==> flow/design.v <==
`timescale 1ns / 1ps
module score(
	 score,
	 grid, ai, opponent, clk
    );
output [8:0] score;
input [83:0] grid;
input [6:0] ai;
input [6:0] opponent;
input clk;
reg [8:0] score_r;
assign score = score_r;
wire clk;
wire [2:0] aithrees;
wire aifour;
reg aivert;
wire aihoriz;
reg [3:0] aihoriz_r;
assign aihoriz = |aihoriz_r;
wire aidiagup;
reg [3:0] aidiagup_r;
assign aidiagup = |aidiagup_r;
wire aidiagdown;
reg [3:0] aidiagdown_r;
assign aidiagdown = |aidiagdown_r;
assign aifour = aivert | aihoriz | aidiagup | aidiagdown;
reg aivert3;
reg [2:0] aihoriz3_r;
reg [2:0] aidiagup3_r;
reg [2:0] aidiagdown3_r;
assign aithrees = aihoriz3_r[2] + aihoriz3_r[1] + aihoriz3_r[0] + aidiagup3_r[2] + aidiagup3_r[1] + aidiagup3_r[0] + aidiagdown3_r[2] + aidiagdown3_r[1] + aidiagdown3_r[0] + aivert3;
wire [2:0] opponentthrees;
wire opponentfour;
reg opponentvert;
wire opponenthoriz;
reg [3:0] opponenthoriz_r;
assign opponenthoriz = |opponenthoriz_r;
wire opponentdiagup;
reg [3:0] opponentdiagup_r;
assign opponentdiagup = |opponentdiagup_r;
wire opponentdiagdown;
reg [3:0] opponentdiagdown_r;
assign opponentdiagdown = |opponentdiagdown_r;
assign opponentfour = opponentvert | opponenthoriz | opponentdiagup | opponentdiagdown;
reg opponentvert3;
reg [2:0] opponenthoriz3_r;
reg [2:0] opponentdiagup3_r;
reg [2:0] opponentdiagdown3_r;
assign opponentthrees = opponenthoriz3_r[2] + opponenthoriz3_r[1] + opponenthoriz3_r[0] + opponentdiagup3_r[2] + opponentdiagup3_r[1] + opponentdiagup3_r[0] + opponentdiagdown3_r[2] + opponentdiagdown3_r[1] + opponentdiagdown3_r[0] + opponentvert3;
always @ (*)
  begin
    if(ai > 41)
	 begin
	   aivert = grid[ai + 1  - 1] & grid[ai + 1  - 15] & grid[ai + 1  - 29] & grid[ai + 1  - 43];
	 end
	 else
	 begin
	   aivert = 0;
	 end
	 if(ai == 83 || ai == 69 || ai == 55 || ai == 41 || ai == 27 || ai == 13)
	 begin
	   aihoriz_r[0] = grid[ai + 1  - 1] & grid[ai + 1  - 3] & grid[ai + 1  - 5] & grid[ai + 1  - 7];
	   aihoriz_r[3:1] = 0;
	 end
	 else if(ai == 81 || ai == 67 || ai == 53 || ai == 39 || ai == 25 || ai == 11)
	 begin
		aihoriz_r[0] = grid[ai + 1  - 1] & grid[ai + 1  - 3] & grid[ai + 1  - 5] & grid[ai + 1  - 7];
	   aihoriz_r[1] = grid[ai + 1  - 1] & grid[ai + 1  - 3] & grid[ai + 1  - 5] & grid[ai + 1  + 1];
      aihoriz_r[3:2] = 0;
    end
	 else if(ai == 79 || ai == 65 || ai == 51 || ai == 37 || ai == 23 || ai == 9)
	 begin
		aihoriz_r[0] = grid[ai + 1  - 1] & grid[ai + 1  - 3] & grid[ai + 1  - 5] & grid[ai + 1  - 7];
	   aihoriz_r[1] = grid[ai + 1  - 1] & grid[ai + 1  - 3] & grid[ai + 1  - 5] & grid[ai + 1  + 1];
      aihoriz_r[2] = grid[ai + 1  - 1] & grid[ai + 1  - 3] & grid[ai + 1  + 3] & grid[ai + 1  + 1];
		aihoriz_r[3] = 0;
    end
	 else if(ai == 77 || ai == 63 || ai == 49 || ai == 35 || ai == 21 || ai == 7)
	 begin
		aihoriz_r[0] = grid[ai + 1  - 1] & grid[ai + 1  - 3] & grid[ai + 1  - 5] & grid[ai + 1  - 7];
	   aihoriz_r[1] = grid[ai + 1  - 1] & grid[ai + 1  - 3] & grid[ai + 1  - 5] & grid[ai + 1  + 1];
      aihoriz_r[2] = grid[ai + 1  - 1] & grid[ai + 1  - 3] & grid[ai + 1  + 3] & grid[ai + 1  + 1];
		aihoriz_r[3] = grid[ai + 1  - 1] & grid[ai + 1  + 5] & grid[ai + 1  + 3] & grid[ai + 1  + 1];
    end
	 else if(ai == 75 || ai == 61 || ai == 47 || ai == 33 || ai == 19 || ai == 5)
    begin
		aihoriz_r[0] = 0;
	   aihoriz_r[1] = grid[ai + 1  - 1] & grid[ai + 1  - 3] & grid[ai + 1  - 5] & grid[ai + 1  + 1];
      aihoriz_r[2] = grid[ai + 1  - 1] & grid[ai + 1  - 3] & grid[ai + 1  + 3] & grid[ai + 1  + 1];
		aihoriz_r[3] = grid[ai + 1  - 1] & grid[ai + 1  + 5] & grid[ai + 1  + 3] & grid[ai + 1  + 1];
    end
	 else if(ai == 73 || ai == 59 || ai == 45 || ai == 31 || ai == 17 || ai == 3)
	 begin
		aihoriz_r[1:0] = 0;     
	   aihoriz_r[2] = grid[ai + 1  - 1] & grid[ai + 1  - 3] & grid[ai + 1  + 3] & grid[ai + 1  + 1];
		aihoriz_r[3] = grid[ai + 1  - 1] & grid[ai + 1  + 5] & grid[ai + 1  + 3] & grid[ai + 1  + 1];
    end
	 else if(ai == 71 || ai == 57 || ai == 43 || ai == 29 || ai == 15 || ai == 1)
	 begin  
		aihoriz_r[2:0] = 0;
		aihoriz_r[3] = grid[ai + 1  - 1] & grid[ai + 1  + 5] & grid[ai + 1  + 3] & grid[ai + 1  + 1];
    end
	 else
	 begin
	   aihoriz_r = 0;
	 end
	 if(ai == 77 || ai == 75|| ai == 73 || ai == 71 || ai == 57 || ai == 43)
	 begin
	   aidiagup_r[0] = grid[ai + 1  - 1] & grid[ai + 1  - 13] & grid[ai + 1  - 25] & grid[ai + 1  - 37];
	   aidiagup_r[3:1] = 0;
	 end
	 else if(ai == 63 || ai == 61 || ai == 59 || ai == 45)
	 begin
	   aidiagup_r[0] = grid[ai + 1  - 1] & grid[ai + 1  - 13] & grid[ai + 1  - 25] & grid[ai + 1  - 37];
	   aidiagup_r[1] = grid[ai + 1  - 1] & grid[ai + 1  - 13] & grid[ai + 1  - 25] & grid[ai + 1  + 11];
      aidiagup_r[3:2] = 0;
    end
	 else if(ai == 49 || ai == 47)
	 begin
	   aidiagup_r[0] = grid[ai + 1  - 1] & grid[ai + 1  - 13] & grid[ai + 1  - 25] & grid[ai + 1  - 37];
	   aidiagup_r[1] = grid[ai + 1  - 1] & grid[ai + 1  - 13] & grid[ai + 1  - 25] & grid[ai + 1  + 11];
      aidiagup_r[2] = grid[ai + 1  - 1] & grid[ai + 1  - 13] & grid[ai + 1  + 23] & grid[ai + 1  + 11];
      aidiagup_r[3] = 0;
	 end
	 else if(ai == 13 || ai == 11 || ai == 9 || ai == 7 || ai == 27 || ai == 41)
	 begin
		aidiagup_r[0] = 0;
	   aidiagup_r[1] = 0;
      aidiagup_r[2] = 0;
      aidiagup_r[3] = grid[ai + 1  - 1] & grid[ai + 1  + 35] & grid[ai + 1  + 23] & grid[ai + 1  + 11];
	 end
	 else if(ai == 25 || ai == 23 || ai == 21 || ai == 39)
	 begin
	   aidiagup_r[0] = 0;
	   aidiagup_r[1] = 0;
      aidiagup_r[2] = grid[ai + 1  - 1] & grid[ai + 1  - 13] & grid[ai + 1  + 23] & grid[ai + 1  + 11];
      aidiagup_r[3] = grid[ai + 1  - 1] & grid[ai + 1  + 35] & grid[ai + 1  + 23] & grid[ai + 1  + 11];
	 end
	 else if(ai == 37 || ai == 35)
	 begin
	   aidiagup_r[0] = 0;
	   aidiagup_r[1] = grid[ai + 1  - 1] & grid[ai + 1  - 13] & grid[ai + 1  - 25] & grid[ai + 1  + 11];
      aidiagup_r[2] = grid[ai + 1  - 1] & grid[ai + 1  - 13] & grid[ai + 1  + 23] & grid[ai + 1  + 11];
      aidiagup_r[3] = grid[ai + 1  - 1] & grid[ai + 1  + 35] & grid[ai + 1  + 23] & grid[ai + 1  + 11];
	 end
	 else if(ai == 51 || ai == 33)
	 begin
	   aidiagup_r[0] = 0;
	   aidiagup_r[1] = grid[ai + 1  - 1] & grid[ai + 1  - 13] & grid[ai + 1  - 25] & grid[ai + 1  + 11];
      aidiagup_r[2] = grid[ai + 1  - 1] & grid[ai + 1  - 13] & grid[ai + 1  + 23] & grid[ai + 1  + 11];
      aidiagup_r[3] = 0;
	 end
	 else if(ai == 19 || ai == 53)
	 begin
	   aidiagup_r[0] = 0;
	   aidiagup_r[1] = 0;
      aidiagup_r[2] = grid[ai + 1  - 1] & grid[ai + 1  - 13] & grid[ai + 1  + 23] & grid[ai + 1  + 11];
      aidiagup_r[3] = 0;
	 end
	 else if(ai == 65 || ai == 31)
	 begin
	   aidiagup_r[0] = 0;
	   aidiagup_r[1] = grid[ai + 1  - 1] & grid[ai + 1  - 13] & grid[ai + 1  - 25] & grid[ai + 1  + 11];
      aidiagup_r[2] = 0;
      aidiagup_r[3] = 0;    
	 end
	 else
	 begin
	   aidiagup_r = 0;
	 end
	 if(ai == 7 || ai == 5 || ai == 3 || ai == 1 || ai == 15 || ai == 29)
	 begin
	   aidiagdown_r[0] = grid[ai + 1  - 1] & grid[ai + 1  + 15] & grid[ai + 1  + 31] & grid[ai + 1  + 47];
	   aidiagdown_r[3:1] = 0;
	 end
	 else if(ai == 21 || ai == 19 || ai == 17 || ai == 31)
	 begin
      aidiagdown_r[0] = grid[ai + 1  - 1] & grid[ai + 1  + 15] & grid[ai + 1  + 31] & grid[ai + 1  + 47];
	   aidiagdown_r[1] = grid[ai + 1  - 1] & grid[ai + 1  + 15] & grid[ai + 1  + 31] & grid[ai + 1  - 17];
      aidiagdown_r[3:2] = 0;
    end
	 else if(ai == 35 || ai == 33)
	 begin
	   aidiagdown_r[0] = grid[ai + 1  - 1] & grid[ai + 1  + 15] & grid[ai + 1  + 31] & grid[ai + 1  + 47];
	   aidiagdown_r[1] = grid[ai + 1  - 1] & grid[ai + 1  + 15] & grid[ai + 1  + 31] & grid[ai + 1  - 17];
      aidiagdown_r[2] = grid[ai + 1  - 1] & grid[ai + 1  + 15] & grid[ai + 1  - 33] & grid[ai + 1  - 17];
	   aidiagdown_r[3] = 0;
	 end
	 else if(ai == 83 || ai == 81 || ai == 79 || ai == 77 || ai == 69 || ai == 55)
	 begin
		aidiagdown_r[0] = 0;
	   aidiagdown_r[1] = 0;
      aidiagdown_r[2] = 0;
      aidiagdown_r[3] = grid[ai + 1  - 1] & grid[ai + 1  - 49] & grid[ai + 1  - 33] & grid[ai + 1  - 17];
    end
	 else if(ai == 67 || ai == 65 || ai == 63 || ai == 53)
	 begin
	   aidiagdown_r[0] = 0;
	   aidiagdown_r[1] = 0;
      aidiagdown_r[2] = grid[ai + 1  - 1] & grid[ai + 1  + 15] & grid[ai + 1  - 33] & grid[ai + 1  - 17];
	   aidiagdown_r[3] = grid[ai + 1  - 1] & grid[ai + 1  - 49] & grid[ai + 1  - 33] & grid[ai + 1  - 17];
	 end
	 else if(ai == 51 || ai == 49)
	 begin
	   aidiagdown_r[0] = 0;
      aidiagdown_r[1] = grid[ai + 1  - 1] & grid[ai + 1  + 15] & grid[ai + 1  + 31] & grid[ai + 1  - 17];
      aidiagdown_r[2] = grid[ai + 1  - 1] & grid[ai + 1  + 15] & grid[ai + 1  - 33] & grid[ai + 1  - 17];
      aidiagdown_r[3] = grid[ai + 1  - 1] & grid[ai + 1  - 49] & grid[ai + 1  - 33] & grid[ai + 1  - 17];
	 end
	 else if(ai == 37 || ai == 47)
	 begin
	   aidiagdown_r[0] = 0;
      aidiagdown_r[1] = grid[ai + 1  - 1] & grid[ai + 1  + 15] & grid[ai + 1  + 31] & grid[ai + 1  - 17];
      aidiagdown_r[2] = grid[ai + 1  - 1] & grid[ai + 1  + 15] & grid[ai + 1  - 33] & grid[ai + 1  - 17];
      aidiagdown_r[3] = 0;
	 end
	 else if(ai == 61 || ai == 39)
	 begin
	   aidiagdown_r[0] = 0;
	   aidiagdown_r[1] = 0;
      aidiagdown_r[2] = grid[ai + 1  - 1] & grid[ai + 1  + 15] & grid[ai + 1  - 33] & grid[ai + 1  - 17];
      aidiagdown_r[3] = 0;
	 end
	 else if(ai == 23 || ai == 45)
	 begin
	   aidiagdown_r[0] = 0;
      aidiagdown_r[1] = grid[ai + 1  - 1] & grid[ai + 1  + 15] & grid[ai + 1  + 31] & grid[ai + 1  - 17];
      aidiagdown_r[2] = 0;
      aidiagdown_r[3] = 0;    
	 end
	 else
	 begin
	   aidiagdown_r = 0;
	 end
    if(ai > 27)
	 begin
	   aivert3 = grid[ai + 1  - 1] & grid[ai + 1  - 15] & grid[ai + 1  - 29];
	 end
	 else
	 begin
	   aivert3 = 0;
	 end
	 if(ai == 83 || ai == 69 || ai == 55 || ai == 41 || ai == 27 || ai == 13)
	 begin
	   aihoriz3_r[0] = grid[ai + 1  - 1] & grid[ai + 1  - 3] & grid[ai + 1  - 5];
	   aihoriz3_r[2:1] = 0;
	 end
	 else if(ai == 81 || ai == 67 || ai == 53 || ai == 39 || ai == 25 || ai == 11)
	 begin
		aihoriz3_r[0] = grid[ai + 1  - 1] & grid[ai + 1  - 3] & grid[ai + 1  - 5];
	   aihoriz3_r[1] = grid[ai + 1  - 1] & grid[ai + 1  - 3] & grid[ai + 1  + 1];
      aihoriz3_r[2] = 0;
    end
	 else if(ai == 79 || ai == 65 || ai == 51 || ai == 37 || ai == 23 || ai == 9 || ai == 77 || ai == 63 || ai == 49 || ai == 35 || ai == 21 || ai == 7 || ai == 75 || ai == 61 || ai == 47 || ai == 33 || ai == 19 || ai == 5)
	 begin
		aihoriz3_r[0] = grid[ai + 1  - 1] & grid[ai + 1  - 3] & grid[ai + 1  - 5];
	   aihoriz3_r[1] = grid[ai + 1  - 1] & grid[ai + 1  - 3] & grid[ai + 1  + 1];
      aihoriz3_r[2] = grid[ai + 1  - 1] & grid[ai + 1  + 3] & grid[ai + 1  + 1];
    end
	 else if(ai == 73 || ai == 59 || ai == 45 || ai == 31 || ai == 17 || ai == 3)
	 begin
		aihoriz3_r[0] = 0;     
	   aihoriz3_r[1] = grid[ai + 1  - 1] & grid[ai + 1  - 3] & grid[ai + 1  + 1];
      aihoriz3_r[2] = grid[ai + 1  - 1] & grid[ai + 1  + 3] & grid[ai + 1  + 1];
    end
	 else if(ai == 71 || ai == 57 || ai == 43 || ai == 29 || ai == 15 || ai == 1)
	 begin  
		aihoriz3_r[1:0] = 0;
		aihoriz3_r[2] = grid[ai + 1  - 1] & grid[ai + 1  + 3] & grid[ai + 1  + 1];
    end
	 else
	 begin
	   aihoriz3_r = 0;
	 end
	 if(ai == 79 || ai == 77 || ai == 75|| ai == 73 || ai == 71 || ai == 57 || ai == 43 || ai == 29)
	 begin
	   aidiagup3_r[0] = grid[ai + 1  - 1] & grid[ai + 1  - 13] & grid[ai + 1  - 25];
	   aidiagup3_r[2:1] = 0;
	 end
	 else if(ai == 65 || ai == 63 || ai == 61 || ai == 59 || ai == 45 || ai == 31)
	 begin
	   aidiagup3_r[0] = grid[ai + 1  - 1] & grid[ai + 1  - 13] & grid[ai + 1  - 25];
	   aidiagup3_r[1] = grid[ai + 1  - 1] & grid[ai + 1  - 13] & grid[ai + 1  + 11];
      aidiagup3_r[2] = 0;
    end
	 else if(ai == 51 || ai == 49 || ai == 47 || ai == 37 || ai == 35 || ai == 33)
	 begin
	   aidiagup3_r[0] = grid[ai + 1  - 1] & grid[ai + 1  - 13] & grid[ai + 1  - 25];
	   aidiagup3_r[1] = grid[ai + 1  - 1] & grid[ai + 1  - 13] & grid[ai + 1  + 11];
      aidiagup3_r[2] = grid[ai + 1  - 1] & grid[ai + 1  + 23] & grid[ai + 1  + 11];
	 end
	 else if(ai == 13 || ai == 11 || ai == 9 || ai == 7 || ai == 5 || ai == 27 || ai == 41 || ai == 55)
	 begin
		aidiagup3_r[0] = 0;
	   aidiagup3_r[1] = 0;
      aidiagup3_r[2] = grid[ai + 1  - 1] & grid[ai + 1  + 23] & grid[ai + 1  + 11];
	 end
	 else if(ai == 25 || ai == 23 || ai == 21 || ai == 19 || ai == 39 ||ai == 53)
	 begin
	   aidiagup3_r[0] = 0;
	   aidiagup3_r[1] = grid[ai + 1  - 1] & grid[ai + 1  - 13] & grid[ai + 1  + 11];
      aidiagup3_r[2] = grid[ai + 1  - 1] & grid[ai + 1  + 23] & grid[ai + 1  + 11];
	 end
	 else if(ai == 17 || ai == 67)
	 begin
	   aidiagup3_r[0] = 0;
	   aidiagup3_r[1] = grid[ai + 1  - 1] & grid[ai + 1  - 13] & grid[ai + 1  + 11];
      aidiagup3_r[2] = 0;
	 end
	 else
	 begin
	   aidiagup3_r = 0;
	 end
	 if(ai == 9 || ai == 7 || ai == 5|| ai == 3 || ai == 1 || ai == 15 || ai == 29 || ai == 43)
	 begin
	 	aidiagdown3_r[0] = grid[ai + 1  - 1] & grid[ai + 1  + 15] & grid[ai + 1  + 31];
	   aidiagdown3_r[2:1] = 0;
	 end
	 else if(ai == 23 || ai == 21 || ai == 19 || ai == 17 || ai == 31 || ai == 45)
	 begin
	 	aidiagdown3_r[0] = grid[ai + 1  - 1] & grid[ai + 1  + 15] & grid[ai + 1  + 31];
	   aidiagdown3_r[1] = grid[ai + 1  - 1] & grid[ai + 1  + 15] & grid[ai + 1  - 17];
      aidiagdown3_r[2] = 0;
    end
	 else if(ai == 51 || ai == 49 || ai == 47 || ai == 37 || ai == 35 || ai == 33)
	 begin
	 	aidiagdown3_r[0] = grid[ai + 1  - 1] & grid[ai + 1  + 15] & grid[ai + 1  + 31];
	   aidiagdown3_r[1] = grid[ai + 1  - 1] & grid[ai + 1  + 15] & grid[ai + 1  - 17];
      aidiagdown3_r[2] = grid[ai + 1  - 1] & grid[ai + 1  - 33] & grid[ai + 1  - 17];
	 end
	 else if(ai == 83 || ai == 81 || ai == 79 || ai == 77 || ai == 75 || ai == 69 || ai == 55 || ai == 41)
	 begin
		aidiagdown3_r[0] = 0;
	   aidiagdown3_r[1] = 0;
      aidiagdown3_r[2] = grid[ai + 1  - 1] & grid[ai + 1  - 33] & grid[ai + 1  - 17];
	 end
	 else if(ai == 67 || ai == 65 || ai == 63 || ai == 61 || ai == 53 ||ai == 39)
	 begin
	   aidiagdown3_r[0] = 0;
	   aidiagdown3_r[1] = grid[ai + 1  - 1] & grid[ai + 1  + 15] & grid[ai + 1  - 17];
      aidiagdown3_r[2] = grid[ai + 1  - 1] & grid[ai + 1  - 33] & grid[ai + 1  - 17];
	 end
	 else if(ai == 59 || ai == 25)
	 begin
	   aidiagdown3_r[0] = 0;
	   aidiagdown3_r[1] = grid[ai + 1  - 1] & grid[ai + 1  + 15] & grid[ai + 1  - 17];
      aidiagdown3_r[2] = 0;
	 end
	 else
	 begin
	   aidiagdown3_r = 0;
	 end
    if(opponent + 1 > 41)
	 begin
	   opponentvert = grid[opponent + 1 - 1] & grid[opponent + 1 - 15] & grid[opponent + 1 - 29] & grid[opponent + 1 - 43];
	 end
	 else
	 begin
	   opponentvert = 0;
	 end
	 if(opponent + 1 == 83 || opponent + 1 == 69 || opponent + 1 == 55 || opponent + 1 == 41 || opponent + 1 == 27 || opponent + 1 == 13)
	 begin
	   opponenthoriz_r[0] = grid[opponent + 1 - 1] & grid[opponent + 1 - 3] & grid[opponent + 1 - 5] & grid[opponent + 1 - 7];
	   opponenthoriz_r[3:1] = 0;
	 end
	 else if(opponent + 1 == 81 || opponent + 1 == 67 || opponent + 1 == 53 || opponent + 1 == 39 || opponent + 1 == 25 || opponent + 1 == 11)
	 begin
		opponenthoriz_r[0] = grid[opponent + 1 - 1] & grid[opponent + 1 - 3] & grid[opponent + 1 - 5] & grid[opponent + 1 - 7];
	   opponenthoriz_r[1] = grid[opponent + 1 - 1] & grid[opponent + 1 - 3] & grid[opponent + 1 - 5] & grid[opponent + 1 + 1];
      opponenthoriz_r[3:2] = 0;
    end
	 else if(opponent + 1 == 79 || opponent + 1 == 65 || opponent + 1 == 51 || opponent + 1 == 37 || opponent + 1 == 23 || opponent + 1 == 9)
	 begin
		opponenthoriz_r[0] = grid[opponent + 1 - 1] & grid[opponent + 1 - 3] & grid[opponent + 1 - 5] & grid[opponent + 1 - 7];
	   opponenthoriz_r[1] = grid[opponent + 1 - 1] & grid[opponent + 1 - 3] & grid[opponent + 1 - 5] & grid[opponent + 1 + 1];
      opponenthoriz_r[2] = grid[opponent + 1 - 1] & grid[opponent + 1 - 3] & grid[opponent + 1 + 3] & grid[opponent + 1 + 1];
		opponenthoriz_r[3] = 0;
    end
	 else if(opponent + 1 == 77 || opponent + 1 == 63 || opponent + 1 == 49 || opponent + 1 == 35 || opponent + 1 == 21 || opponent + 1 == 7)
	 begin
		opponenthoriz_r[0] = grid[opponent + 1 - 1] & grid[opponent + 1 - 3] & grid[opponent + 1 - 5] & grid[opponent + 1 - 7];
	   opponenthoriz_r[1] = grid[opponent + 1 - 1] & grid[opponent + 1 - 3] & grid[opponent + 1 - 5] & grid[opponent + 1 + 1];
      opponenthoriz_r[2] = grid[opponent + 1 - 1] & grid[opponent + 1 - 3] & grid[opponent + 1 + 3] & grid[opponent + 1 + 1];
		opponenthoriz_r[3] = grid[opponent + 1 - 1] & grid[opponent + 1 + 5] & grid[opponent + 1 + 3] & grid[opponent + 1 + 1];
    end
	 else if(opponent + 1 == 75 || opponent + 1 == 61 || opponent + 1 == 47 || opponent + 1 == 33 || opponent + 1 == 19 || opponent + 1 == 5)
    begin
		opponenthoriz_r[0] = 0;
	   opponenthoriz_r[1] = grid[opponent + 1 - 1] & grid[opponent + 1 - 3] & grid[opponent + 1 - 5] & grid[opponent + 1 + 1];
      opponenthoriz_r[2] = grid[opponent + 1 - 1] & grid[opponent + 1 - 3] & grid[opponent + 1 + 3] & grid[opponent + 1 + 1];
		opponenthoriz_r[3] = grid[opponent + 1 - 1] & grid[opponent + 1 + 5] & grid[opponent + 1 + 3] & grid[opponent + 1 + 1];
    end
	 else if(opponent + 1 == 73 || opponent + 1 == 59 || opponent + 1 == 45 || opponent + 1 == 31 || opponent + 1 == 17 || opponent + 1 == 3)
	 begin
		opponenthoriz_r[1:0] = 0;     
	   opponenthoriz_r[2] = grid[opponent + 1 - 1] & grid[opponent + 1 - 3] & grid[opponent + 1 + 3] & grid[opponent + 1 + 1];
		opponenthoriz_r[3] = grid[opponent + 1 - 1] & grid[opponent + 1 + 5] & grid[opponent + 1 + 3] & grid[opponent + 1 + 1];
    end
	 else if(opponent + 1 == 71 || opponent + 1 == 57 || opponent + 1 == 43 || opponent + 1 == 29 || opponent + 1 == 15 || opponent + 1 == 1)
	 begin  
		opponenthoriz_r[2:0] = 0;
		opponenthoriz_r[3] = grid[opponent + 1 - 1] & grid[opponent + 1 + 5] & grid[opponent + 1 + 3] & grid[opponent + 1 + 1];
    end
	 else
	 begin
	   opponenthoriz_r = 0;
	 end
	 if(opponent + 1 == 77 || opponent + 1 == 75|| opponent + 1 == 73 || opponent + 1 == 71 || opponent + 1 == 57 || opponent + 1 == 43)
	 begin
	   opponentdiagup_r[0] = grid[opponent + 1 - 1] & grid[opponent + 1 - 13] & grid[opponent + 1 - 25] & grid[opponent + 1 - 37];
	   opponentdiagup_r[3:1] = 0;
	 end
	 else if(opponent + 1 == 63 || opponent + 1 == 61 || opponent + 1 == 59 || opponent + 1 == 45)
	 begin
	   opponentdiagup_r[0] = grid[opponent + 1 - 1] & grid[opponent + 1 - 13] & grid[opponent + 1 - 25] & grid[opponent + 1 - 37];
	   opponentdiagup_r[1] = grid[opponent + 1 - 1] & grid[opponent + 1 - 13] & grid[opponent + 1 - 25] & grid[opponent + 1 + 11];
      opponentdiagup_r[3:2] = 0;
    end
	 else if(opponent + 1 == 49 || opponent + 1 == 47)
	 begin
	   opponentdiagup_r[0] = grid[opponent + 1 - 1] & grid[opponent + 1 - 13] & grid[opponent + 1 - 25] & grid[opponent + 1 - 37];
	   opponentdiagup_r[1] = grid[opponent + 1 - 1] & grid[opponent + 1 - 13] & grid[opponent + 1 - 25] & grid[opponent + 1 + 11];
      opponentdiagup_r[2] = grid[opponent + 1 - 1] & grid[opponent + 1 - 13] & grid[opponent + 1 + 23] & grid[opponent + 1 + 11];
      opponentdiagup_r[3] = 0;
	 end
	 else if(opponent + 1 == 13 || opponent + 1 == 11 || opponent + 1 == 9 || opponent + 1 == 7 || opponent + 1 == 27 || opponent + 1 == 41)
	 begin
		opponentdiagup_r[0] = 0;
	   opponentdiagup_r[1] = 0;
      opponentdiagup_r[2] = 0;
      opponentdiagup_r[3] = grid[opponent + 1 - 1] & grid[opponent + 1 + 35] & grid[opponent + 1 + 23] & grid[opponent + 1 + 11];
	 end
	 else if(opponent + 1 == 25 || opponent + 1 == 23 || opponent + 1 == 21 || opponent + 1 == 39)
	 begin
	   opponentdiagup_r[0] = 0;
	   opponentdiagup_r[1] = 0;
      opponentdiagup_r[2] = grid[opponent + 1 - 1] & grid[opponent + 1 - 13] & grid[opponent + 1 + 23] & grid[opponent + 1 + 11];
      opponentdiagup_r[3] = grid[opponent + 1 - 1] & grid[opponent + 1 + 35] & grid[opponent + 1 + 23] & grid[opponent + 1 + 11];
	 end
	 else if(opponent + 1 == 37 || opponent + 1 == 35)
	 begin
	   opponentdiagup_r[0] = 0;
	   opponentdiagup_r[1] = grid[opponent + 1 - 1] & grid[opponent + 1 - 13] & grid[opponent + 1 - 25] & grid[opponent + 1 + 11];
      opponentdiagup_r[2] = grid[opponent + 1 - 1] & grid[opponent + 1 - 13] & grid[opponent + 1 + 23] & grid[opponent + 1 + 11];
      opponentdiagup_r[3] = grid[opponent + 1 - 1] & grid[opponent + 1 + 35] & grid[opponent + 1 + 23] & grid[opponent + 1 + 11];
	 end
	 else if(opponent + 1 == 51 || opponent + 1 == 33)
	 begin
	   opponentdiagup_r[0] = 0;
	   opponentdiagup_r[1] = grid[opponent + 1 - 1] & grid[opponent + 1 - 13] & grid[opponent + 1 - 25] & grid[opponent + 1 + 11];
      opponentdiagup_r[2] = grid[opponent + 1 - 1] & grid[opponent + 1 - 13] & grid[opponent + 1 + 23] & grid[opponent + 1 + 11];
      opponentdiagup_r[3] = 0;
	 end
	 else if(opponent + 1 == 19 || opponent + 1 == 53)
	 begin
	   opponentdiagup_r[0] = 0;
	   opponentdiagup_r[1] = 0;
      opponentdiagup_r[2] = grid[opponent + 1 - 1] & grid[opponent + 1 - 13] & grid[opponent + 1 + 23] & grid[opponent + 1 + 11];
      opponentdiagup_r[3] = 0;
	 end
	 else if(opponent + 1 == 65 || opponent + 1 == 31)
	 begin
	   opponentdiagup_r[0] = 0;
	   opponentdiagup_r[1] = grid[opponent + 1 - 1] & grid[opponent + 1 - 13] & grid[opponent + 1 - 25] & grid[opponent + 1 + 11];
      opponentdiagup_r[2] = 0;
      opponentdiagup_r[3] = 0;    
	 end
	 else
	 begin
	   opponentdiagup_r = 0;
	 end
	 if(opponent + 1 == 7 || opponent + 1 == 5 || opponent + 1 == 3 || opponent + 1 == 1 || opponent + 1 == 15 || opponent + 1 == 29)
	 begin
	   opponentdiagdown_r[0] = grid[opponent + 1 - 1] & grid[opponent + 1 + 15] & grid[opponent + 1 + 31] & grid[opponent + 1 + 47];
	   opponentdiagdown_r[3:1] = 0;
	 end
	 else if(opponent + 1 == 21 || opponent + 1 == 19 || opponent + 1 == 17 || opponent + 1 == 31)
	 begin
      opponentdiagdown_r[0] = grid[opponent + 1 - 1] & grid[opponent + 1 + 15] & grid[opponent + 1 + 31] & grid[opponent + 1 + 47];
	   opponentdiagdown_r[1] = grid[opponent + 1 - 1] & grid[opponent + 1 + 15] & grid[opponent + 1 + 31] & grid[opponent + 1 - 17];
      opponentdiagdown_r[3:2] = 0;
    end
	 else if(opponent + 1 == 35 || opponent + 1 == 33)
	 begin
	   opponentdiagdown_r[0] = grid[opponent + 1 - 1] & grid[opponent + 1 + 15] & grid[opponent + 1 + 31] & grid[opponent + 1 + 47];
	   opponentdiagdown_r[1] = grid[opponent + 1 - 1] & grid[opponent + 1 + 15] & grid[opponent + 1 + 31] & grid[opponent + 1 - 17];
      opponentdiagdown_r[2] = grid[opponent + 1 - 1] & grid[opponent + 1 + 15] & grid[opponent + 1 - 33] & grid[opponent + 1 - 17];
	   opponentdiagdown_r[3] = 0;
	 end
	 else if(opponent + 1 == 83 || opponent + 1 == 81 || opponent + 1 == 79 || opponent + 1 == 77 || opponent + 1 == 69 || opponent + 1 == 55)
	 begin
		opponentdiagdown_r[0] = 0;
	   opponentdiagdown_r[1] = 0;
      opponentdiagdown_r[2] = 0;
      opponentdiagdown_r[3] = grid[opponent + 1 - 1] & grid[opponent + 1 - 49] & grid[opponent + 1 - 33] & grid[opponent + 1 - 17];
    end
	 else if(opponent + 1 == 67 || opponent + 1 == 65 || opponent + 1 == 63 || opponent + 1 == 53)
	 begin
	   opponentdiagdown_r[0] = 0;
	   opponentdiagdown_r[1] = 0;
      opponentdiagdown_r[2] = grid[opponent + 1 - 1] & grid[opponent + 1 + 15] & grid[opponent + 1 - 33] & grid[opponent + 1 - 17];
	   opponentdiagdown_r[3] = grid[opponent + 1 - 1] & grid[opponent + 1 - 49] & grid[opponent + 1 - 33] & grid[opponent + 1 - 17];
	 end
	 else if(opponent + 1 == 51 || opponent + 1 == 49)
	 begin
	   opponentdiagdown_r[0] = 0;
      opponentdiagdown_r[1] = grid[opponent + 1 - 1] & grid[opponent + 1 + 15] & grid[opponent + 1 + 31] & grid[opponent + 1 - 17];
      opponentdiagdown_r[2] = grid[opponent + 1 - 1] & grid[opponent + 1 + 15] & grid[opponent + 1 - 33] & grid[opponent + 1 - 17];
      opponentdiagdown_r[3] = grid[opponent + 1 - 1] & grid[opponent + 1 - 49] & grid[opponent + 1 - 33] & grid[opponent + 1 - 17];
	 end
	 else if(opponent + 1 == 37 || opponent + 1 == 47)
	 begin
	   opponentdiagdown_r[0] = 0;
      opponentdiagdown_r[1] = grid[opponent + 1 - 1] & grid[opponent + 1 + 15] & grid[opponent + 1 + 31] & grid[opponent + 1 - 17];
      opponentdiagdown_r[2] = grid[opponent + 1 - 1] & grid[opponent + 1 + 15] & grid[opponent + 1 - 33] & grid[opponent + 1 - 17];
      opponentdiagdown_r[3] = 0;
	 end
	 else if(opponent + 1 == 61 || opponent + 1 == 39)
	 begin
	   opponentdiagdown_r[0] = 0;
	   opponentdiagdown_r[1] = 0;
      opponentdiagdown_r[2] = grid[opponent + 1 - 1] & grid[opponent + 1 + 15] & grid[opponent + 1 - 33] & grid[opponent + 1 - 17];
      opponentdiagdown_r[3] = 0;
	 end
	 else if(opponent + 1 == 23 || opponent + 1 == 45)
	 begin
	   opponentdiagdown_r[0] = 0;
      opponentdiagdown_r[1] = grid[opponent + 1 - 1] & grid[opponent + 1 + 15] & grid[opponent + 1 + 31] & grid[opponent + 1 - 17];
      opponentdiagdown_r[2] = 0;
      opponentdiagdown_r[3] = 0;    
	 end
	 else
	 begin
	   opponentdiagdown_r = 0;
	 end
    if(opponent + 1 > 27)
	 begin
	   opponentvert3 = grid[opponent + 1 - 1] & grid[opponent + 1 - 15] & grid[opponent + 1 - 29];
	 end
	 else
	 begin
	   opponentvert3 = 0;
	 end
	 if(opponent + 1 == 83 || opponent + 1 == 69 || opponent + 1 == 55 || opponent + 1 == 41 || opponent + 1 == 27 || opponent + 1 == 13)
	 begin
	   opponenthoriz3_r[0] = grid[opponent + 1 - 1] & grid[opponent + 1 - 3] & grid[opponent + 1 - 5];
	   opponenthoriz3_r[2:1] = 0;
	 end
	 else if(opponent + 1 == 81 || opponent + 1 == 67 || opponent + 1 == 53 || opponent + 1 == 39 || opponent + 1 == 25 || opponent + 1 == 11)
	 begin
		opponenthoriz3_r[0] = grid[opponent + 1 - 1] & grid[opponent + 1 - 3] & grid[opponent + 1 - 5];
	   opponenthoriz3_r[1] = grid[opponent + 1 - 1] & grid[opponent + 1 - 3] & grid[opponent + 1 + 1];
      opponenthoriz3_r[2] = 0;
    end
	 else if(opponent + 1 == 79 || opponent + 1 == 65 || opponent + 1 == 51 || opponent + 1 == 37 || opponent + 1 == 23 || opponent + 1 == 9 || opponent + 1 == 77 || opponent + 1 == 63 || opponent + 1 == 49 || opponent + 1 == 35 || opponent + 1 == 21 || opponent + 1 == 7 || opponent + 1 == 75 || opponent + 1 == 61 || opponent + 1 == 47 || opponent + 1 == 33 || opponent + 1 == 19 || opponent + 1 == 5)
	 begin
		opponenthoriz3_r[0] = grid[opponent + 1 - 1] & grid[opponent + 1 - 3] & grid[opponent + 1 - 5];
	   opponenthoriz3_r[1] = grid[opponent + 1 - 1] & grid[opponent + 1 - 3] & grid[opponent + 1 + 1];
      opponenthoriz3_r[2] = grid[opponent + 1 - 1] & grid[opponent + 1 + 3] & grid[opponent + 1 + 1];
    end
	 else if(opponent + 1 == 73 || opponent + 1 == 59 || opponent + 1 == 45 || opponent + 1 == 31 || opponent + 1 == 17 || opponent + 1 == 3)
	 begin
		opponenthoriz3_r[0] = 0;     
	   opponenthoriz3_r[1] = grid[opponent + 1 - 1] & grid[opponent + 1 - 3] & grid[opponent + 1 + 1];
      opponenthoriz3_r[2] = grid[opponent + 1 - 1] & grid[opponent + 1 + 3] & grid[opponent + 1 + 1];
    end
	 else if(opponent + 1 == 71 || opponent + 1 == 57 || opponent + 1 == 43 || opponent + 1 == 29 || opponent + 1 == 15 || opponent + 1 == 1)
	 begin  
		opponenthoriz3_r[1:0] = 0;
		opponenthoriz3_r[2] = grid[opponent + 1 - 1] & grid[opponent + 1 + 3] & grid[opponent + 1 + 1];
    end
	 else
	 begin
	   opponenthoriz3_r = 0;
	 end
	 if(opponent + 1 == 79 || opponent + 1 == 77 || opponent + 1 == 75|| opponent + 1 == 73 || opponent + 1 == 71 || opponent + 1 == 57 || opponent + 1 == 43 || opponent + 1 == 29)
	 begin
	   opponentdiagup3_r[0] = grid[opponent + 1 - 1] & grid[opponent + 1 - 13] & grid[opponent + 1 - 25];
	   opponentdiagup3_r[2:1] = 0;
	 end
	 else if(opponent + 1 == 65 || opponent + 1 == 63 || opponent + 1 == 61 || opponent + 1 == 59 || opponent + 1 == 45 || opponent + 1 == 31)
	 begin
	   opponentdiagup3_r[0] = grid[opponent + 1 - 1] & grid[opponent + 1 - 13] & grid[opponent + 1 - 25];
	   opponentdiagup3_r[1] = grid[opponent + 1 - 1] & grid[opponent + 1 - 13] & grid[opponent + 1 + 11];
      opponentdiagup3_r[2] = 0;
    end
	 else if(opponent + 1 == 51 || opponent + 1 == 49 || opponent + 1 == 47 || opponent + 1 == 37 || opponent + 1 == 35 || opponent + 1 == 33)
	 begin
	   opponentdiagup3_r[0] = grid[opponent + 1 - 1] & grid[opponent + 1 - 13] & grid[opponent + 1 - 25];
	   opponentdiagup3_r[1] = grid[opponent + 1 - 1] & grid[opponent + 1 - 13] & grid[opponent + 1 + 11];
      opponentdiagup3_r[2] = grid[opponent + 1 - 1] & grid[opponent + 1 + 23] & grid[opponent + 1 + 11];
	 end
	 else if(opponent + 1 == 13 || opponent + 1 == 11 || opponent + 1 == 9 || opponent + 1 == 7 || opponent + 1 == 5 || opponent + 1 == 27 || opponent + 1 == 41 || opponent + 1 == 55)
	 begin
		opponentdiagup3_r[0] = 0;
	   opponentdiagup3_r[1] = 0;
      opponentdiagup3_r[2] = grid[opponent + 1 - 1] & grid[opponent + 1 + 23] & grid[opponent + 1 + 11];
	 end
	 else if(opponent + 1 == 25 || opponent + 1 == 23 || opponent + 1 == 21 || opponent + 1 == 19 || opponent + 1 == 39 ||opponent + 1 == 53)
	 begin
	   opponentdiagup3_r[0] = 0;
	   opponentdiagup3_r[1] = grid[opponent + 1 - 1] & grid[opponent + 1 - 13] & grid[opponent + 1 + 11];
      opponentdiagup3_r[2] = grid[opponent + 1 - 1] & grid[opponent + 1 + 23] & grid[opponent + 1 + 11];
	 end
	 else if(opponent + 1 == 17 || opponent + 1 == 67)
	 begin
	   opponentdiagup3_r[0] = 0;
	   opponentdiagup3_r[1] = grid[opponent + 1 - 1] & grid[opponent + 1 - 13] & grid[opponent + 1 + 11];
      opponentdiagup3_r[2] = 0;
	 end
	 else
	 begin
	   opponentdiagup3_r = 0;
	 end
	 if(opponent + 1 == 9 || opponent + 1 == 7 || opponent + 1 == 5|| opponent + 1 == 3 || opponent + 1 == 1 || opponent + 1 == 15 || opponent + 1 == 29 || opponent + 1 == 43)
	 begin
	 	opponentdiagdown3_r[0] = grid[opponent + 1 - 1] & grid[opponent + 1 + 15] & grid[opponent + 1 + 31];
	   opponentdiagdown3_r[2:1] = 0;
	 end
	 else if(opponent + 1 == 23 || opponent + 1 == 21 || opponent + 1 == 19 || opponent + 1 == 17 || opponent + 1 == 31 || opponent + 1 == 45)
	 begin
	 	opponentdiagdown3_r[0] = grid[opponent + 1 - 1] & grid[opponent + 1 + 15] & grid[opponent + 1 + 31];
	   opponentdiagdown3_r[1] = grid[opponent + 1 - 1] & grid[opponent + 1 + 15] & grid[opponent + 1 - 17];
      opponentdiagdown3_r[2] = 0;
    end
	 else if(opponent + 1 == 51 || opponent + 1 == 49 || opponent + 1 == 47 || opponent + 1 == 37 || opponent + 1 == 35 || opponent + 1 == 33)
	 begin
	 	opponentdiagdown3_r[0] = grid[opponent + 1 - 1] & grid[opponent + 1 + 15] & grid[opponent + 1 + 31];
	   opponentdiagdown3_r[1] = grid[opponent + 1 - 1] & grid[opponent + 1 + 15] & grid[opponent + 1 - 17];
      opponentdiagdown3_r[2] = grid[opponent + 1 - 1] & grid[opponent + 1 - 33] & grid[opponent + 1 - 17];
	 end
	 else if(opponent + 1 == 83 || opponent + 1 == 81 || opponent + 1 == 79 || opponent + 1 == 77 || opponent + 1 == 75 || opponent + 1 == 69 || opponent + 1 == 55 || opponent + 1 == 41)
	 begin
		opponentdiagdown3_r[0] = 0;
	   opponentdiagdown3_r[1] = 0;
      opponentdiagdown3_r[2] = grid[opponent + 1 - 1] & grid[opponent + 1 - 33] & grid[opponent + 1 - 17];
	 end
	 else if(opponent + 1 == 67 || opponent + 1 == 65 || opponent + 1 == 63 || opponent + 1 == 61 || opponent + 1 == 53 ||opponent + 1 == 39)
	 begin
	   opponentdiagdown3_r[0] = 0;
	   opponentdiagdown3_r[1] = grid[opponent + 1 - 1] & grid[opponent + 1 + 15] & grid[opponent + 1 - 17];
      opponentdiagdown3_r[2] = grid[opponent + 1 - 1] & grid[opponent + 1 - 33] & grid[opponent + 1 - 17];
	 end
	 else if(opponent + 1 == 59 || opponent + 1 == 25)
	 begin
	   opponentdiagdown3_r[0] = 0;
	   opponentdiagdown3_r[1] = grid[opponent + 1 - 1] & grid[opponent + 1 + 15] & grid[opponent + 1 - 17];
      opponentdiagdown3_r[2] = 0;
	 end
	 else
	 begin
	   opponentdiagdown3_r = 0;
	 end
	 if(aifour)
	 begin
	   score_r = 9'b111111111;
	 end
	 else if(opponentfour)
	 begin
	   score_r = 0;
	 end
	 else
	 begin
	   if (ai % 14 > 7)
		begin
		  score_r = (200 + 10 * aithrees - 10 * opponentthrees + 14 - (ai % 14))% 512;
		end
		else
	   begin
		  score_r = (200 + 10 * aithrees - 10 * opponentthrees + ai % 14) % 512;
		end   
	 end
  end
endmodule
`timescale 1ns / 1ps
module minimax(
   opt, move,
   grid, column_counts, player, sw, clk
);
input [83:0] grid;
input [20:0] column_counts;
input player;
input sw;
input clk;
output [6:0] opt;
output move;
reg [83:0] grid_copy;
reg [83:0] grid_copy_2;
reg aimoved;
reg opponentmoved;
reg [6:0] ai;
reg [6:0] opponent;
reg [2:0] index;
reg move_r;
assign move = move_r;
reg initial_score;
reg [6:0] count;  
reg [2:0] column;
reg [6:0] opt_r;
assign opt = opt_r;
wire [8:0] optscore;
reg [8:0] optscore_r;
assign optscore = optscore_r;
wire [8:0] score;
wire [8:0] curscore;
reg [8:0] curscore_r;
assign curscore = curscore_r;
score score_(
   .score (score),
   .grid (grid_copy_2), .ai (ai), .opponent (opponent), .clk (clk)
    );
always @(posedge clk)
begin
  if (player == 0 || !sw)
  begin
    count = 0;
    move_r = 0;
    optscore_r = 0;
    opt_r = 1;
	 curscore_r = 0;
  end
  else if (count == 105)
  begin
    if(curscore >= optscore && aimoved)
    begin
      opt_r = ai;
      optscore_r = curscore_r;
    end
    move_r = 1;
    count = (count + 1) % 128;
  end
  else if (count > 105)
  begin
    move_r = 0;
  end
  else if (count % 15 == 0)
  begin
    if(count == 0)
    begin
      optscore_r = 0;
    end
    else if(curscore >= optscore && aimoved)
    begin
      opt_r = ai;
      optscore_r = curscore_r;
    end
	 initial_score = 1;
    if(column_counts[(count / 15)*3 + 2-:3] < 6)
    begin
	   column = (count / 15) % 8;
      grid_copy = grid;
      grid_copy[13 - (count / 15)*2 + column_counts[(count / 15)*3 + 2-:3] * 14-:2] = 2'b10;
      aimoved = 1;
      ai = (13 - (count / 15)*2 + column_counts[(count / 15)*3 + 2-:3] * 14) % 128;
    end
    else
    begin
      grid_copy = grid;
      aimoved = 0;
      ai = 1;
		column = 0;
    end
    count = (count + 1) % 128;
  end
  else if ((count % 15) % 2 == 1)
  begin
    if(aimoved)
	   begin
      if(column_counts[(((count % 15) - 1)/2)* 3 +2-:3] < 6 && (((count % 15) - 1)/2) != column)
      begin
        grid_copy_2 = grid_copy;
        grid_copy_2[14 - (count % 15) + column_counts[(((count % 15) - 1)/2)* 3 + 2-:3] * 14-:2] = 2'b01;
        opponentmoved = 1;
        opponent = (13 - (count % 15) + column_counts[(((count % 15) - 1)/2)* 3 + 2-:3] * 14)% 128;
      end
	   else if (ai < 70 && (((count % 15) - 1)/2) == column)
	   begin
	     grid_copy_2 = grid_copy;
        grid_copy_2[ai + 14-:2] = 2'b01;
        opponentmoved = 1;
        opponent = (ai + 13)% 128;
	   end
      else
      begin
        grid_copy_2 = grid_copy;
        opponentmoved = 0;
        opponent = 0;
      end
	 end
	 else
	 begin
	   grid_copy_2 = grid_copy;
      opponentmoved = 0;
      opponent = 0;
	 end
    count = (count + 1) % 128;
  end
  else
  begin
    if ((score < curscore || initial_score) && aimoved && opponentmoved)
    begin
      curscore_r = score;
		initial_score = 0;
    end
    count = (count + 1) % 128;
  end
end
endmodule
Reports on minimax
What the tools print for minimax, step after step.
Line numbers count from 1 in the design file above.
Cell names lack the library's common part.
{"block": "inputs", "top": "minimax", "clock": "clk", "library": "sky130hd", "lib_corner": "tt_025C_1v80"}

Elaborated design
Source: Yosys, flattened and elaborated, memories not mapped. Widths are those after wreduce. Registers that Yosys merges into a memory's read port (data or address) are not register bits. Print and check cells do not count. Equal cells are merged and count once.
{"block": "bits", "regBits": 221, "in_bits": 108, "output_inout_bits": 8, "word_cells": 895}
{"block": "op_classes", "n_addsub": 94, "mul": 6, "div_mod_pow": 3, "cmp": 11, "equal": 90, "n_shift": 52, "mux": 236, "bitwise": 99, "reduce_and_logical": 291}
{"block": "ops", "operator": "84-bit by 32-bit indexed select with 1-bit output", "n": 44}
{"block": "ops", "operator": "32-bit by 6-bit == test with 1-bit output with constant B", "n": 16}
{"block": "ops", "operator": "2-bit by 33-bit variable shift with 84-bit output with constant A", "n": 4}
{"block": "ops", "operator": "84-bit two-way mux", "n": 4}
{"block": "ops", "operator": "32-bit by 7-bit == test with 1-bit output with constant B", "n": 10}
{"block": "ops", "operator": "1-bit logical OR", "n": 268}
{"block": "ops", "operator": "32-bit by 5-bit == test with 1-bit output with constant B", "n": 8}
{"block": "ops", "operator": "32-bit by 6-bit subtractor with 32-bit output with constant B", "n": 8}
{"block": "ops", "operator": "7-bit by 4-bit modulo with 32-bit output with constant B", "n": 2}
{"block": "ops", "operator": "84-bit bitwise AND", "n": 3}
{"block": "ops", "operator": "84-bit OR", "n": 3}
{"block": "ops", "operator": "84-bit inverter", "n": 3}
{"block": "ops", "operator": "1-bit two-way mux", "n": 197}
{"block": "ops", "operator": "32-bit by 1-bit adder with 32-bit output with constant B", "n": 6}
{"block": "ops", "operator": "32-bit by 2-bit subtractor with 32-bit output with constant B", "n": 6}
{"block": "ops", "operator": "32-bit by 5-bit subtractor with 32-bit output with constant B", "n": 6}
{"block": "ops", "operator": "1-bit by 33-bit variable shift with 84-bit output with constant A", "n": 2}
{"block": "ops", "operator": "32-bit by 2-bit adder with 32-bit output with constant B", "n": 4}
{"block": "ops", "operator": "32-bit by 3-bit subtractor with 32-bit output with constant B", "n": 4}
{"block": "ops", "operator": "32-bit by 4-bit adder with 32-bit output with constant B", "n": 4}
{"block": "ops", "operator": "32-bit by 4-bit subtractor with 32-bit output with constant B", "n": 4}
{"block": "ops", "operator": "32-bit by 4-bit == test with 1-bit output with constant B", "n": 4}
{"block": "ops", "operator": "32-bit by 5-bit adder with 32-bit output with constant B", "n": 4}
{"block": "ops", "operator": "32-bit by 6-bit adder with 32-bit output with constant B", "n": 4}
{"block": "ops", "operator": "7-bit by 4-bit divider with 32-bit output with constant B", "n": 1}
{"block": "ops", "operator": "7-bit by 6-bit == test with 1-bit output with constant B", "n": 16}
{"block": "ops", "operator": "32-bit negator with 33-bit output", "n": 3}
{"block": "ops", "operator": "32-bit by 1-bit subtractor with 32-bit output with constant B", "n": 3}
Not listed: further kinds 63, cells in them 241.

Logic depth
Longest topological path by Yosys (ltp), each cell counted once; first at word level (registers and memories cut), then after technology mapping (sequential cells cut; the memories' decode and read muxes count).
{"block": "logic_depth", "word_depth": 44, "abc_area": 1, "depth_mapped": 80, "mapped_depth_nobuf": 78}

Netlist
Yosys stat after the flow's synthesis: flattened, memories mapped to cells. It holds for the ABC_AREA given above (unset counts as 0); a run with the other value may have another netlist.
Totals and module areas in this step are rounded.
{"block": "synth_totals", "mapped_cells": 4619, "synth_area_um2": 28200, "seq_area_um2": 6260, "flip_flops": 219, "buf_cells": 172}
{"block": "by_type", "cell_type": "edfxtp_1", "n": 187, "area_total_um2": 5.62E+03}
{"block": "by_type", "cell_type": "nand2_1", "n": 1181, "area_total_um2": 4.43E+03}
{"block": "by_type", "cell_type": "o21ai_0", "n": 516, "area_total_um2": 2.58E+03}
{"block": "by_type", "cell_type": "inv_1", "n": 592, "area_total_um2": 2.22E+03}
{"block": "by_type", "cell_type": "nor2_1", "n": 558, "area_total_um2": 2.09E+03}
{"block": "by_type", "cell_type": "ha_1", "n": 140, "area_total_um2": 1751.68}
{"block": "by_type", "cell_type": "nand3_1", "n": 254, "area_total_um2": 1.27E+03}
{"block": "by_type", "cell_type": "a21oi_1", "n": 237, "area_total_um2": 1.19E+03}
{"block": "by_type", "cell_type": "xor2_1", "n": 89, "area_total_um2": 779.498}
{"block": "by_type", "cell_type": "dfxtp_1", "n": 32, "area_total_um2": 640.614}
{"block": "by_type", "cell_type": "fa_1", "n": 24, "area_total_um2": 480.461}
{"block": "by_type", "cell_type": "clkbuf_1", "n": 113, "area_total_um2": 424.157}
{"block": "by_type", "cell_type": "o211ai_1", "n": 53, "area_total_um2": 397.882}
{"block": "by_type", "cell_type": "nor3_1", "n": 67, "area_total_um2": 335.322}
{"block": "by_type", "cell_type": "nand4_1", "n": 52, "area_total_um2": 325.312}
{"block": "by_type", "cell_type": "or2_2", "n": 41, "area_total_um2": 256.496}
{"block": "by_type", "cell_type": "o21ai_1", "n": 48, "area_total_um2": 240.23}
{"block": "by_type", "cell_type": "xnor2_1", "n": 23, "area_total_um2": 201.443}
Not listed: further types 55, cells in them 412.

Worst setup path after synthesis
OpenSTA on the mapped netlist: ideal clock, no wires. The path of least setup slack (recovery checks aside). Input and output delay are each 20% of the period. Register names are those of the netlist, which keeps one name where synthesis merged equal registers.
{"block": "synth_path", "path_type": "reg2reg", "startpoint": "register ai[1]", "endpoint": "register (no name shown)", "tclk_ps": 11000, "t_arrival_ps": 11166, "t_required_ps": 10881, "setup_slack_ps": -285, "path_delay_ps": 11285, "path_stages": 61, "n_path_buf": 6, "period_less_setup_slack_ps": 11285}
"path_delay_ps" = arrival - input delay + setup time.
"path_stages" counts driving pins, that of a launching flip-flop among them; a cell with two outputs on the path counts twice.
"period_less_setup_slack_ps" is the clock period less the worst setup slack; recovery checks do not enter. This is arithmetic on one report: input and output delays are still those of the set period (20% each).
{"block": "synth_between", "path_cell_list": "edfxtp_1 -> buf_2 -> inv_2 -> clkbuf_1 -> clkbuf_1 -> ha_1 -> clkbuf_1 -> inv_1 -> clkbuf_1 -> ha_1 -> inv_1 -> a21oi_1 -> xor2_1 -> o21ai_0 -> o21bai_1 -> nand3_1 -> a31oi_1 -> inv_1 -> [25 not listed] -> and2_1 -> nor2_1 -> o21a_1 -> nor2_1 -> inv_1 -> or2_2 -> nand3_1 -> o211ai_1 -> nand2_1 -> ha_1 -> a21oi_1 -> o221a_2 -> nand2_1 -> nand2_1 -> nand3_1 -> buf_2 -> o21ai_1 -> a21oi_1", "cone_cells": 396, "classes_between": "37 x add/sub; 1 x mul; 1 x div; 4 x compare; 42 x eq/ne; 22 x shift; 107 x mux; 42 x logic; 140 x reduce/logical"}
{"block": "synth_lines", "element": "start: declaration", "line_no": 691, "text": "reg [6:0] ai;"}
{"block": "synth_lines", "element": "start: assignment", "line_no": 754, "text": "ai = (13 - (count / 15)*2 + column_counts[(count / 15)*3 + 2-:3] * 14) % 128;"}
{"block": "synth_lines", "element": "start: assignment", "line_no": 760, "text": "ai = 1;"}
{"block": "synth_lines", "element": "end: assignment", "line_no": 720}
{"block": "synth_lines", "element": "end: assignment", "line_no": 802}
{"block": "synth_lines", "element": "end: declaration", "line_no": 706}
Chain of elaborated cells between the ends: none given.

Worst path after layout
Path of least setup slack in the final report of flow run 1 (OpenROAD, finished layout, wires in). Where an end is a register, its clock arrival counts in the times.
The path's times are printed in steps of 10 ps; the period is the one set.
{"block": "layout_path", "path_type": "reg2reg", "startpoint": "register ai[1]", "endpoint": "register (no name shown)", "tclk_ps": 9330, "t_arrival_ps": 11070, "t_required_ps": 9870, "setup_slack_ps": -1200, "path_stages": 63, "n_path_buf": 8}
{"block": "layout_between", "path_cell_list": "edfxtp_1 -> buf_6 -> inv_12 -> clkbuf_16 -> clkbuf_16 -> ha_4 -> clkbuf_16 -> inv_12 -> nand2_4 -> nand2_4 -> inv_4 -> clkbuf_8 -> buf_6 -> a21oi_1 -> a221oi_2 -> o21ai_1 -> o211ai_1 -> o211ai_1 -> [27 not listed] -> inv_4 -> nor2_4 -> o21a_1 -> nor2_2 -> inv_1 -> or2_4 -> nand3_2 -> o211ai_1 -> nand2_1 -> ha_4 -> nand4_1 -> o221a_2 -> nand2_4 -> nand2_4 -> nand3_4 -> buf_6 -> nand2_1 -> a21oi_2", "cone_cells": 396, "classes_between": "37 x add/sub; 1 x mul; 1 x div; 4 x compare; 42 x eq/ne; 22 x shift; 107 x mux; 42 x logic; 140 x reduce/logical"}
{"block": "layout_lines", "element": "start: declaration", "line_no": 691, "text": "reg [6:0] ai;"}
{"block": "layout_lines", "element": "start: assignment", "line_no": 754, "text": "ai = (13 - (count / 15)*2 + column_counts[(count / 15)*3 + 2-:3] * 14) % 128;"}
{"block": "layout_lines", "element": "start: assignment", "line_no": 760, "text": "ai = 1;"}
{"block": "layout_lines", "element": "end: assignment", "line_no": 720}
{"block": "layout_lines", "element": "end: assignment", "line_no": 802}
{"block": "layout_lines", "element": "end: declaration", "line_no": 706}
Chain of elaborated cells between the ends: none given.

Hand-over note for minimax

Below are 3 stored runs of the flow (Yosys, OpenROAD; platform sky130hd) on minimax, each with its settings and what was measured, unordered. Constraints: input delay and output delay 20% of the set period each, output load 0.01 pF.
"period_less_ws_ps" means the clock period less the worst setup slack. The figure is calculated, with input and output delays left at 20% of the set period.
"worst_path_allowed_less_slack_ps": the worst setup path's part of the clock period (all of it between registers, 20% less for each end at a port) less its slack. A launch clock that arrives late makes it longer, a capture clock that arrives late makes it shorter.
"totalPower_mw": no workload was simulated; the value follows from the tool's default switching activity.
"worst_path_allowed_less_slack_ps" is given in steps of 10 ps.
The results are shown rounded.

{"run": "flow run 1", "settings": { "ABC_AREA": 1, "CELL_PAD_IN_SITES_DETAIL_PLACEMENT": 1, "CELL_PAD_IN_SITES_GLOBAL_PLACEMENT": 1, "CORE_ASPECT_RATIO": 1.13, "CORE_UTILIZATION": 15, "CTS_CLUSTER_DIAMETER": 136, "GPL_TIMING_DRIVEN": 0, "PLACE_DENSITY_LB_ADDON": 0.14, "SETUP_SLACK_MARGIN": 2.27, "SLEW_MARGIN": 25, "period_ns": 9.33, "CAP_MARGIN": 20, "CORE_MARGIN": 2 }, "results": { "design.die.area_um2": 192000, "worst_path_allowed_less_slack_ps": 10530, "worst_path_kind": "reg2reg", "final_cell_area_um2": 41500, "ws_setup_ps": -1200, "synthesis_area_um2": 28200, "period_less_ws_ps": 10533, "utilization_pct": 22.2, "totalPower_mw": 10.1, "tns_ps": -93200, "ws_hold_ps": 461 }}
{"run": "flow run 2", "settings": { "CORE_UTILIZATION": 25, "CTS_CLUSTER_DIAMETER": 179, "CTS_CLUSTER_SIZE": 61, "GPL_ROUTABILITY_DRIVEN": 1, "GPL_TIMING_DRIVEN": 1, "MIN_ROUTING_LAYER": "met2", "PLACE_DENSITY": 0.68, "SETUP_SLACK_MARGIN": 0.09, "period_ns": 7.6, "CAP_MARGIN": 20, "CORE_MARGIN": 2, "SLEW_MARGIN": 20 }, "results": { "design.die.area_um2": 121000, "period_less_ws_ps": 10540, "final_cell_area_um2": 46200, "ws_hold_ps": 511, "worst_path_allowed_less_slack_ps": 10540, "worst_path_kind": "reg2reg", "totalPower_mw": 9.73, "ws_setup_ps": -2940, "utilization_pct": 39.3, "tns_ps": -334000, "synthesis_area_um2": 29500 }}
{"run": "flow run 3", "settings": { "ABC_AREA": 0, "CELL_PAD_IN_SITES_DETAIL_PLACEMENT": 2, "CORE_UTILIZATION": 24, "CTS_CLUSTER_DIAMETER": 159, "GPL_TIMING_DRIVEN": 1, "PLACE_DENSITY_LB_ADDON": 0.01, "period_ns": 7.58, "CAP_MARGIN": 20, "CORE_MARGIN": 2, "SLEW_MARGIN": 20 }, "results": { "tns_ps": -349000, "design.die.area_um2": 126000, "final_cell_area_um2": 48400, "synthesis_area_um2": 29500, "ws_hold_ps": 503, "ws_setup_ps": -2940, "utilization_pct": 39.7, "worst_path_allowed_less_slack_ps": 10520, "worst_path_kind": "reg2reg", "totalPower_mw": 11.2, "period_less_ws_ps": 10521 }}

End of note.
